==> flow/design.v <==
`timescale 1ns / 1ps
module signed_mult(a , b , out);
    output [31:0] out;
    input signed [31:0] a;
    input signed [31:0] b;
    wire signed [63:0] mult_out;
    assign mult_out = a*b;
    assign out  = {mult_out[63] , mult_out[55:25]};
endmodule
`timescale 1ns / 1ps
module Lorenz(clk , rst , en , seed_x , seed_y , seed_z , x , y , z);
    wire signed [31:0] sigma = {7'b0001010 , 25'b0};  
    wire signed [31:0] beta = {7'b0000010 , 25'b1010101010101010101010101};  
    wire signed [31:0] rho = {7'b0011100 , 25'b0};  
    wire signed [31:0] scale = {7'b0000001 , 20'b10000000001010101010};
    wire signed [31:0] dt = {7'b0 , 20'b00000001000000000000};
    parameter signed [31:0] xo = {7'b1000001 , 25'b0};  
    parameter signed [31:0] yo = {7'b0 , 25'b0001100110011001100110011};  
    parameter signed [31:0] zo = {7'b0011001 , 25'b0};  
    input wire clk;
    input wire rst;
    input wire en;
    input wire signed [31:0] seed_x;
    input wire signed [31:0] seed_y;
    input wire signed [31:0] seed_z;
    output reg signed [31:0] x;
    output reg signed [31:0] y;
    output reg signed [31:0] z;
    reg signed [26:0] dx;
    reg signed [26:0] dy;
    reg signed [26:0] dz;
    wire signed [31:0] m1 , m2 , m3 , m4 , m5 , m6 , m7 , m8 , m9;
    signed_mult sm1 (.a(m1) , .b(sigma) , .out(m2));
    signed_mult sm2 (.a(m3) , .b(m4) , .out(m5));
    signed_mult sm3 (.a(m3) , .b(y) , .out(m6));
    signed_mult sm4 (.a(m7) , .b(beta) , .out(m8));
    assign m1 = (y - x) >>> 8;
    assign m3 = x >>> 8;
    assign m4 = rho - z;
    assign m7 = z >>> 8;
    assign m9 = (y >>> 8);
    always@(posedge clk)
    begin
        if (rst)
        begin
            x <= seed_x;
            y <= seed_y;
            z <= seed_z;
        end
        else if (en)
        begin
            x <= x + m2;
            y <= y + m5 - m9;
            z <= z + m6 - m8;
        end
    end
endmodule
`timescale 1ns / 1ps
module Slowclock(
    input clk,
    input rst,
    output slowclock,
    output slowclock_rise
    );
    reg [25:0] counter;
    reg clockout;
    always@(posedge clk)
    begin
        if (rst)
        begin
            counter <= 0;
            clockout <= 0;
        end
        else if( counter == 1)
        begin
            clockout <= !clockout;        
            counter <= 0;
        end
        else
            counter <= counter + 1;
    end
    assign slowclock = clockout;
    assign slowclock_rise = (counter == 1) && !clockout;
endmodule
`timescale 1ns / 1ps
module UART_Tx1
    #(parameter CLKS_PER_BIT = 435)
    (
        input clk,
        input rst,
        input Tx_s,
        input [7:0] Tx_Data,
        output Tx_Active,
        output reg Tx_serial_out,
        output Tx_Done
    );
    localparam TX_IDLE = 3'b000;
    localparam TX_START_BIT = 3'b001;
    localparam TX_DATA_SEND = 3'b010;
    localparam TX_STOP = 3'b011;
    localparam TX_CLEAN = 3'b100;
    reg [2:0] MAIN_STATE;
    reg [9:0] clk_count;
    reg [2:0] Bit_Index;
    reg [7:0] Send_Data;
    reg       Done;
    reg       Active;
    always@(posedge clk)
    begin
        if (rst)
        begin
            MAIN_STATE <= TX_IDLE;
            clk_count <= 0;
            Bit_Index <= 0;
            Send_Data <= 0;
            Done <= 1'b0;
            Active <= 1'b0;
            Tx_serial_out <= 1'b1;
        end
        else
        case(MAIN_STATE)
            TX_IDLE:
                begin
                    Tx_serial_out <= 1'b1;
                    Done <= 1'b0;
                    clk_count <= 1'b0;
                    Bit_Index <= 1'b0;
                    if(Tx_s == 1'b1)
                        begin
                            Active <= 1'b1;
                            Send_Data <= Tx_Data;
                            MAIN_STATE <= TX_START_BIT;
                        end
                     else
                        MAIN_STATE <= TX_IDLE;
                end
            TX_START_BIT:
                begin
                    Tx_serial_out <= 1'b0;
                    if(clk_count < CLKS_PER_BIT - 1)
                        begin
                            clk_count <= clk_count + 1;
                            MAIN_STATE <= TX_START_BIT;
                        end
                    else
                        begin    
                            clk_count <= 1'b0;
                            MAIN_STATE <= TX_DATA_SEND;
                        end
                end       
            TX_DATA_SEND:
                begin
                    Tx_serial_out <= Send_Data[Bit_Index];
                    if(clk_count < CLKS_PER_BIT - 1)
                        begin
                            clk_count <= clk_count + 1;
                            MAIN_STATE <= TX_DATA_SEND;
                        end
                    else
                        begin
                            clk_count <= 1'b0;
                            if(Bit_Index < 7)
                                begin
                                    Bit_Index <= Bit_Index + 1;
                                    MAIN_STATE <= TX_DATA_SEND;
                                end
                            else
                                begin
                                    Bit_Index <= 1'b0;
                                    MAIN_STATE <= TX_STOP;
                                end
                        end
                end
            TX_STOP:
                begin
                    Tx_serial_out <= 1'b1;
                    if(clk_count < CLKS_PER_BIT - 1)
                        begin
                            clk_count <= clk_count + 1;
                            MAIN_STATE <= TX_STOP;
                        end
                    else
                        begin
                            Done <= 1'b1;
                            clk_count <= 1'b0;
                            MAIN_STATE <= TX_CLEAN;
                            Active <= 1'b0;
                        end    
                end
            TX_CLEAN:
                begin
                    Done <= 1'b1;
                    MAIN_STATE <= TX_IDLE;
                end
            default:
                MAIN_STATE <= TX_IDLE;    
        endcase
    end
    assign Tx_Active = Active;
    assign Tx_Done = Done;
endmodule
`timescale 1ns / 1ps
module delta_sigma_dac(clk, rst, PWM_in, PWM_out);
input wire clk;
input wire rst;
input wire [15:0] PWM_in;
output reg PWM_out;
reg [16:0] PWM_accumulator;
wire [16:0] PWM_sum = PWM_accumulator + PWM_in;
always @(posedge clk) 
begin
     if (rst)
     begin
          PWM_accumulator <= 0;
          PWM_out <= 0;
     end
     else
     begin
          PWM_out <= PWM_sum[16];
          PWM_accumulator <= {1'b0, PWM_sum[15:0]};
     end
end 
endmodule
`timescale 1ns / 1ps
module Lorenz3D(
    clk,
    rst,
    seed_x,
    seed_y,
    seed_z,
    pinX,
    pinY,
    pinZ,
	serial_data,
    x,
    y,
    z
    );
	input wire clk;
    input wire rst;
    input wire [31:0] seed_x;
    input wire [31:0] seed_y;
    input wire [31:0] seed_z;
    output wire pinX;
    output wire pinY;
    output wire pinZ;
    output wire serial_data;
    output wire [31:0] x;
    output wire [31:0] y;
    output wire [31:0] z;
    reg [2:0] i;
    wire [7:0] inputdata;
    wire       done_bit;
    reg        start;
    wire       active;
    wire       out_serial;
    reg        triger;
    reg [3:0] count;
	wire signed [31:0] xm , ym , zm;
	wire signed [31:0] scale = {7'b0001001 , 25'b0000001111010111000010100};
	reg [31:0] key; 
	reg [2:0]  i_n;
	reg        start_n;
	reg        triger_n;
	reg [31:0] key_n;
	wire slowclock;
	wire slowclock_rise;
	Slowclock clock ( .clk(clk), .rst(rst), .slowclock(slowclock), .slowclock_rise(slowclock_rise));
    Lorenz  L1(
     .clk(clk),
     .rst(rst),
     .en(slowclock_rise),
     .seed_x(seed_x),
     .seed_y(seed_y),
     .seed_z(seed_z),
     .x(x),
     .y(y),
     .z(z)
    );
	UART_Tx1  #(435) U1 ( .clk(clk), .rst(rst), .Tx_s(start), .Tx_Data(inputdata), .Tx_Active(active),  .Tx_serial_out(out_serial), .Tx_Done(done_bit));
	always@(posedge clk)
    begin
        i_n = i;
        start_n = start;
        triger_n = triger;
        key_n = key;
        if(done_bit == 1'b1)
        begin
            i_n = i_n + 1;
        end
        if( i_n == 3'b000 && triger_n == 1'b1)
        begin
            key_n = x;            
            start_n = 1;
            triger_n = 0;
        end
        if(i_n == 3'b100)
        begin
            i_n = 0;
            triger_n = 1;
        end
        if (rst)
        begin
            i <= 0;
            start <= 0;
            triger <= 1;
        end
        else
        begin
            i <= i_n;
            start <= start_n;
            triger <= triger_n;
            key <= key_n;
        end
    end
	delta_sigma_dac d1 (.clk(clk), .rst(rst), .PWM_in(x[31:9]), .PWM_out(pinX));
    delta_sigma_dac d2 (.clk(clk), .rst(rst), .PWM_in(y[31:9]), .PWM_out(pinY));
	delta_sigma_dac d3 (.clk(clk), .rst(rst), .PWM_in(z[31:9]), .PWM_out(pinZ));
	signed_mult sm1 (.a(x) , .b(scale) , .out(xm));
	signed_mult sm2 (.a(y) , .b(scale) , .out(ym));
	signed_mult sm3 (.a(z) , .b(scale) , .out(zm));
	assign serial_data = out_serial;
    assign inputdata = key[((i + 1) * 8 - 1) -: 8];
endmodule
Wiki page: Lorenz3D / tool data

[Step by step through the tools: Lorenz3D]
Each step is given for the RTL above and for the edited RTL.
Lines under "unedited" count in the file above, lines under "edited" in the edited file.
"difference": "edited" minus "unedited" as printed here. "relative change": 100 x difference / "unedited".
Operators carry their Yosys type and port widths (W data, S select, Z words).
Library cell names are shortened.
A cell with n/a has no value.
Design
  top module: Lorenz3D
  clock: clk
  library: sky130hd
  timing corner: tt_025C_1v80

[Edit of the RTL]
Unified diff, file above to edited file.
This change comes from a script, not from a designer. The edited design behaves differently; no optimisation was intended.
begin of diff
@@ -213,12 +213,11 @@
      begin
           PWM_accumulator <= 0;
-          PWM_out <= 0;
      end
      else
      begin
-          PWM_out <= PWM_sum[16];
           PWM_accumulator <= {1'b0, PWM_sum[15:0]};
      end
 end 
+always @(*) PWM_out = PWM_sum[16];
 endmodule
 `timescale 1ns / 1ps
end of diff

[Word-level counts]
Yosys after proc, flatten, opt, wreduce and memory -nomap, before mapping. Memory bits, and registers merged into a memory's read port (data or address), are not among the register bits. Print and check cells are not counted.
Word-level totals
  bits in registers: unedited 240, edited 237, difference -3, relative change -1.25%
  bits of input ports: unedited 98, edited 98, difference 0, relative change 0.00%
  elaborated cells: unedited 97, edited 94, difference -3, relative change -3.09%
Cells by class
  add/sub/neg operators: unedited 17, edited 17, difference 0, relative change 0.00%
  multiply operators: unedited 4, edited 4, difference 0, relative change 0.00%
  $lt $le $gt $ge: unedited 2, edited 2, difference 0, relative change 0.00%
  equality and inequality tests: unedited 8, edited 8, difference 0, relative change 0.00%
  shift-type cells: unedited 2, edited 2, difference 0, relative change 0.00%
  multiplexer cells: unedited 21, edited 21, difference 0, relative change 0.00%
  bitwise logic cells: unedited 1, edited 1, difference 0, relative change 0.00%
  reductions and logical operators: unedited 18, edited 18, difference 0, relative change 0.00%
Unchanged operator kinds not shown: 44.

[Longest topological paths]
Depth = most cells in a row (Yosys ltp): at word level without a register or memory, in the mapped netlist without a sequential cell, where the memories' decode and read muxes count.
Logic depth
  depth after elaboration: unedited 6, edited 6, difference 0, relative change 0.00%
  ABC_AREA: unedited 0, edited 0
  gate-level depth with buffers: unedited 52, edited 52, difference 0, relative change 0.00%
  gate-level depth less buffers: unedited 50, edited 50, difference 0, relative change 0.00%

[Netlist]
Source: synth_stat.txt of the flow (Yosys; design flattened, memories mapped). It holds for the ABC_AREA given above (unset counts as 0); a run with the other value may have another netlist.
Synthesis totals
  cell count: unedited 8349, edited 8416, difference +67, relative change +0.80%
  mapped area (mm²): unedited 0.0772141, edited 0.0775394, difference +0.0003253, relative change +0.42%
  sequential part of the area (mm²): unedited 0.0060658, edited 0.0060058, difference -0.0000600, relative change -0.99%
  flip-flops: unedited 239, edited 236, difference -3, relative change -1.26%
Cells by type
  nand2_1: unedited 1026, edited 1052, difference +26, relative change +2.53%
  a21oi_1: unedited 190, edited 214, difference +24, relative change +12.63%
  inv_1: unedited 1922, edited 1901, difference -21, relative change -1.09%
  nor2_1: unedited 466, edited 484, difference +18, relative change +3.86%
  nor3_1: unedited 61, edited 75, difference +14, relative change +22.95%
  a21o_1: unedited 113, edited 101, difference -12, relative change -10.62%
  o21a_1: unedited 35, edited 46, difference +11, relative change +31.43%
  mux2_2: unedited 17, edited 7, difference -10, relative change -58.82%
  o22ai_1: unedited 2, edited 12, difference +10, relative change +500.00%
  o21ai_0: unedited 197, edited 188, difference -9, relative change -4.57%
  clkbuf_1: unedited 310, edited 302, difference -8, relative change -2.58%
  a22oi_1: unedited 11, edited 3, difference -8, relative change -72.73%
  or3_1: unedited 11, edited 19, difference +8, relative change +72.73%
  and2_1: unedited 445, edited 452, difference +7, relative change +1.57%
  a31oi_1: unedited 26, edited 19, difference -7, relative change -26.92%
  nor3b_1: unedited 10, edited 3, difference -7, relative change -70.00%
  xnor2_1: unedited 193, edited 188, difference -5, relative change -2.59%
  nor2b_1: unedited 41, edited 46, difference +5, relative change +12.20%
Unchanged cell types not shown: 10.
Not every row of either side is listed.
By module: a second synthesis without flattening, with its own total; a netlist apart from the flattened one above.
Second synthesis, totals
  cells (unflattened synthesis): unedited 17420, edited 17359, difference -61, relative change -0.35%
  area total of the unflattened synthesis (mm²): unedited 0.1609156, edited 0.1606528, difference -0.0002628, relative change -0.16%
Each row is one instance without its submodules.
By module, unedited
  signed_mult: times used 4, cells 3772, area 0.03517 mm², sequential area 0 mm²
  Lorenz: times used 1, cells 1532, area 0.0125345 mm², sequential area 0.0028828 mm²
  delta_sigma_dac: times used 3, cells 132, area 0.0011974 mm², sequential area 0.0003403 mm²
  Lorenz3D: times used 1, cells 107, area 0.0015515 mm², sequential area 0.001061 mm²
  UART_Tx1 #(CLKS_PER_BIT=435): times used 1, cells 150, area 0.0013038 mm², sequential area 0.0005806 mm²
  Slowclock: times used 1, cells 147, area 0.0012537 mm², sequential area 0.0005405 mm²
By module, edited
  signed_mult: times used 4, cells 3756, area 0.0351137 mm², sequential area 0 mm²
  Lorenz: times used 1, cells 1532, area 0.0125345 mm², sequential area 0.0028828 mm²
  delta_sigma_dac: times used 3, cells 133, area 0.0011849 mm², sequential area 0.0003203 mm²
  Lorenz3D: times used 1, cells 107, area 0.0015515 mm², sequential area 0.001061 mm²
  UART_Tx1 #(CLKS_PER_BIT=435): times used 1, cells 150, area 0.0013038 mm², sequential area 0.0005806 mm²
  Slowclock: times used 1, cells 147, area 0.0012537 mm², sequential area 0.0005405 mm²

[Timing after synthesis]
OpenSTA on the mapped netlist: ideal clock, no wires. The path of least setup slack (recovery checks aside). Input and output delay are each 20% of the period. Register names are those of the netlist, which keeps one name where synthesis merged equal registers.
Path post-synthesis
  path type: unedited reg2reg, edited reg2reg
  start: unedited register L1.z[0], edited register L1.z[0]
  end: unedited register L1.y[30], edited register L1.y[30]
  period (ns): unedited 20.0, edited 20.0, difference 0.0, relative change 0.00%
  setup time (ns): unedited 0.268, edited 0.264, difference -0.004
  arrival (ns): unedited 11.971, edited 11.720, difference -0.251, relative change -2.10%
  setup slack (ns): unedited 7.761, edited 8.016, difference +0.255
  delay of the path (ns): unedited 12.239, edited 11.984, difference -0.255, relative change -2.08%
  stages on the path: unedited 52, edited 51, difference -1, relative change -1.92%
  buffers on the path: unedited 2, edited 3, difference +1, relative change +50.00%
  period reached after synthesis (ns): unedited 12.239, edited 11.984, difference -0.255, relative change -2.08%
"delay of the path" is the arrival time less input delay plus setup time.
"stages on the path": output pins that drive a net of the path, with the launching flip-flop's if there is one; two outputs of one cell count as two.
"period reached after synthesis" is the clock period less the worst setup slack; recovery checks do not enter. This is arithmetic on one report: input and output delays are still those of the set period (20% each).
The rows between start and end are the longest chain of elaborated cells between them; the timing report does not say that the signal goes this way. Where chains are equally long, one stands for them.
A line is the first line of the expression or statement that the cell stems from. Yosys adds cells for indexed reads and writes and turns some case tables into memories.
Between the ends, post-synthesis, unedited
  cells stage by stage: edfxtp_1 inv_2 buf_1 ha_1 and3_1 nand2_1 nor3_1 nand2_1 or4_1 or4_1 nand2_1 xnor2_1 clkbuf_1 and2_1 fa_1 fa_1 inv_1 fa_1 [... 16 more ...] nor2b_1 o21a_1 nor2_1 fa_1 ha_1 a21o_1 a21o_1 a21o_1 a21o_1 a21oi_1 nor2b_1 o21ai_0 nand2b_1 a2111oi_0 nor3_1 a41oi_1 xor2_1 o21ai_0
  length of the longest elaborated chain: 6
  elaborated cells between the ends (all ways): 6
  source lines of those cells: 5
  those cells by class: 3 x add/sub; 1 x mul; 2 x mux
RTL lines, path post-synthesis, unedited
  start: declaration: line 28  | output reg signed [31:0] z;
  start: assignment: line 48  | z <= seed_z;
  start: assignment: line 54  | z <= z + m6 - m8;
  $sub A31 B32 Y32: line 39  | assign m4 = rho - z;
  $mul A24 B32 Y56: line 7  | assign mult_out = a*b;
  $add A32 B31 Y32: line 53  | y <= y + m5 - m9;
  $sub A32 B24 Y32: line 53
  $mux W32: line 50  | else if (en)
  $mux W32: line 44  | if (rst)
  end: assignment: line 47  | y <= seed_y;
  end: assignment: line 53
  end: declaration: line 27  | output reg signed [31:0] y;
Between the ends, post-synthesis, edited
  cells stage by stage: edfxtp_1 buf_2 inv_2 buf_1 ha_1 nand2_1 or4_1 nand2b_1 nand3b_4 xnor2_1 clkbuf_1 nand2_1 fa_1 inv_1 fa_1 inv_1 fa_1 fa_1 [... 15 more ...] o21a_1 o21a_1 nor2_1 xnor2_1 fa_1 ha_1 a21o_1 a21oi_1 nor2b_1 o311ai_1 a21bo_2 nor2_1 o31ai_1 a21boi_1 or4_1 a41oi_1 xor2_1 o21ai_1
  length of the longest elaborated chain: 6
  elaborated cells between the ends (all ways): 6
  source lines of those cells: 5
  those cells by class: 3 x add/sub; 1 x mul; 2 x mux
RTL lines, path post-synthesis, edited
  start: declaration: line 28  | output reg signed [31:0] z;
  start: assignment: line 48  | z <= seed_z;
  start: assignment: line 54  | z <= z + m6 - m8;
  $sub A31 B32 Y32: line 39  | assign m4 = rho - z;
  $mul A24 B32 Y56: line 7  | assign mult_out = a*b;
  $add A32 B31 Y32: line 53  | y <= y + m5 - m9;
  $sub A32 B24 Y32: line 53
  $mux W32: line 50  | else if (en)
  $mux W32: line 44  | if (rst)
  end: assignment: line 47  | y <= seed_y;
  end: assignment: line 53
  end: declaration: line 27  | output reg signed [31:0] y;

[Timing after layout]
Path of least setup slack in the final report of the runs of pair 1 (OpenROAD, finished layout, wires in). Where an end is a register, its clock arrival counts in the times.
Path post-layout
  path type: unedited reg2reg, edited reg2reg
  start: unedited register L1.z[0], edited register L1.z[0]
  end: unedited register L1.y[30], edited register L1.y[30]
  period (ns): unedited 20.0, edited 20.0, difference 0.0, relative change 0.00%
  setup time (ns): unedited 0.27, edited 0.27, difference 0.00
  arrival (ns): unedited 14.22, edited 14.16, difference -0.06, relative change -0.42%
  setup slack (ns): unedited 6.14, edited 6.20, difference +0.06
  stages on the path: unedited 52, edited 49, difference -3, relative change -5.77%
  buffers on the path: unedited 2, edited 1, difference -1, relative change -50.00%
The rows between start and end are the longest chain of elaborated cells between them; the timing report does not say that the signal goes this way. Where chains are equally long, one stands for them.
Between the ends, post-layout, unedited
  cells stage by stage: edfxtp_1 inv_2 ha_1 and3_1 nand2_1 nor3_1 buf_4 nand2_1 or4_1 or4_1 nand2_1 xnor2_2 buf_4 and2_1 fa_1 fa_1 inv_1 fa_1 [... 16 more ...] nor2b_1 o21a_1 nor2_1 fa_1 ha_1 a21o_1 a21o_1 a21o_1 a21o_1 a21oi_1 nor2b_1 o21ai_0 nand2b_1 a2111oi_0 nor3_1 a41oi_1 xor2_1 o21ai_0
  length of the longest elaborated chain: 6
  elaborated cells between the ends (all ways): 6
  source lines of those cells: 5
  those cells by class: 3 x add/sub; 1 x mul; 2 x mux
RTL lines, path post-layout, unedited
  start: declaration: line 28  | output reg signed [31:0] z;
  start: assignment: line 48  | z <= seed_z;
  start: assignment: line 54  | z <= z + m6 - m8;
  $sub A31 B32 Y32: line 39  | assign m4 = rho - z;
  $mul A24 B32 Y56: line 7  | assign mult_out = a*b;
  $add A32 B31 Y32: line 53  | y <= y + m5 - m9;
  $sub A32 B24 Y32: line 53
  $mux W32: line 50  | else if (en)
  $mux W32: line 44  | if (rst)
  end: assignment: line 47  | y <= seed_y;
  end: assignment: line 53
  end: declaration: line 27  | output reg signed [31:0] y;
Between the ends, post-layout, edited
  cells stage by stage: edfxtp_1 inv_2 ha_1 nand2_1 or4_1 nand2b_1 nand3b_4 nor2_2 nand3_1 xnor2_2 buf_4 and2_1 fa_1 fa_1 inv_1 fa_1 fa_1 inv_1 [... 13 more ...] o21a_1 o21a_1 nor2_1 xnor2_1 fa_1 ha_1 a21o_1 a21oi_1 nor2b_1 o311ai_1 a21bo_2 nor2_1 o31ai_1 a21boi_1 or4_1 a41oi_1 xor2_1 o21ai_1
  length of the longest elaborated chain: 6
  elaborated cells between the ends (all ways): 6
  source lines of those cells: 5
  those cells by class: 3 x add/sub; 1 x mul; 2 x mux
RTL lines, path post-layout, edited
  start: declaration: line 28  | output reg signed [31:0] z;
  start: assignment: line 48  | z <= seed_z;
  start: assignment: line 54  | z <= z + m6 - m8;
  $sub A31 B32 Y32: line 39  | assign m4 = rho - z;
  $mul A24 B32 Y56: line 7  | assign mult_out = a*b;
  $add A32 B31 Y32: line 53  | y <= y + m5 - m9;
  $sub A32 B24 Y32: line 53
  $mux W32: line 50  | else if (en)
  $mux W32: line 44  | if (rst)
  end: assignment: line 47  | y <= seed_y;
  end: assignment: line 53
  end: declaration: line 27  | output reg signed [31:0] y;

[Layout results]
Runs of the flow (Yosys, OpenROAD) on both versions; the two runs of a pair have the same settings. The constraints put input and output delay at 20% of the set period each and load the outputs with 0.01 pF.
Flow settings, pair 1
  CORE_UTILIZATION: 40
  period_ns: 20.0
  CAP_MARGIN: 20
  CORE_MARGIN: 2
  SLEW_MARGIN: 20
Final reports, pair 1
  netlist area reported by Yosys (mm²): unedited 0.0772141, edited 0.0775394, difference +0.0003253, relative change +0.42%
  full die area (mm²): unedited 0.196564, edited 0.197385, difference +0.000821, relative change +0.42%
  standard-cell area of the final layout (mm²): unedited 0.0834225, edited 0.0838692, difference +0.0004467, relative change +0.54%
  utilization (%): unedited 43.4, edited 43.6, difference +0.2
  setup slack of the worst path (ns): unedited 6.145, edited 6.199, difference +0.054
  post-route setup TNS (ns): unedited 0.000, edited 0.000, difference 0.000
  smallest hold slack (ns): unedited 0.462, edited 0.463, difference +0.001
Flow settings, pair 2
  CELL_PAD_IN_SITES_GLOBAL_PLACEMENT: 1
  CORE_UTILIZATION: 54
  GPL_TIMING_DRIVEN: 1
  PLACE_DENSITY: 0.82
  SETUP_SLACK_MARGIN: 0.64
  TNS_END_PERCENT: 20
  period_ns: 24.0
  CAP_MARGIN: 20
  CORE_MARGIN: 2
  SLEW_MARGIN: 20
Final reports, pair 2
  netlist area reported by Yosys (mm²): unedited 0.0772141, edited 0.0775394, difference +0.0003253, relative change +0.42%
  full die area (mm²): unedited 0.146031, edited 0.146639, difference +0.000608, relative change +0.42%
  standard-cell area of the final layout (mm²): unedited 0.0828695, edited 0.0830497, difference +0.0001802, relative change +0.22%
  utilization (%): unedited 58.5, edited 58.0, difference -0.5
  setup slack of the worst path (ns): unedited 10.225, edited 10.442, difference +0.217
  post-route setup TNS (ns): unedited 0.000, edited 0.000, difference 0.000
  smallest hold slack (ns): unedited 0.458, edited 0.490, difference +0.032
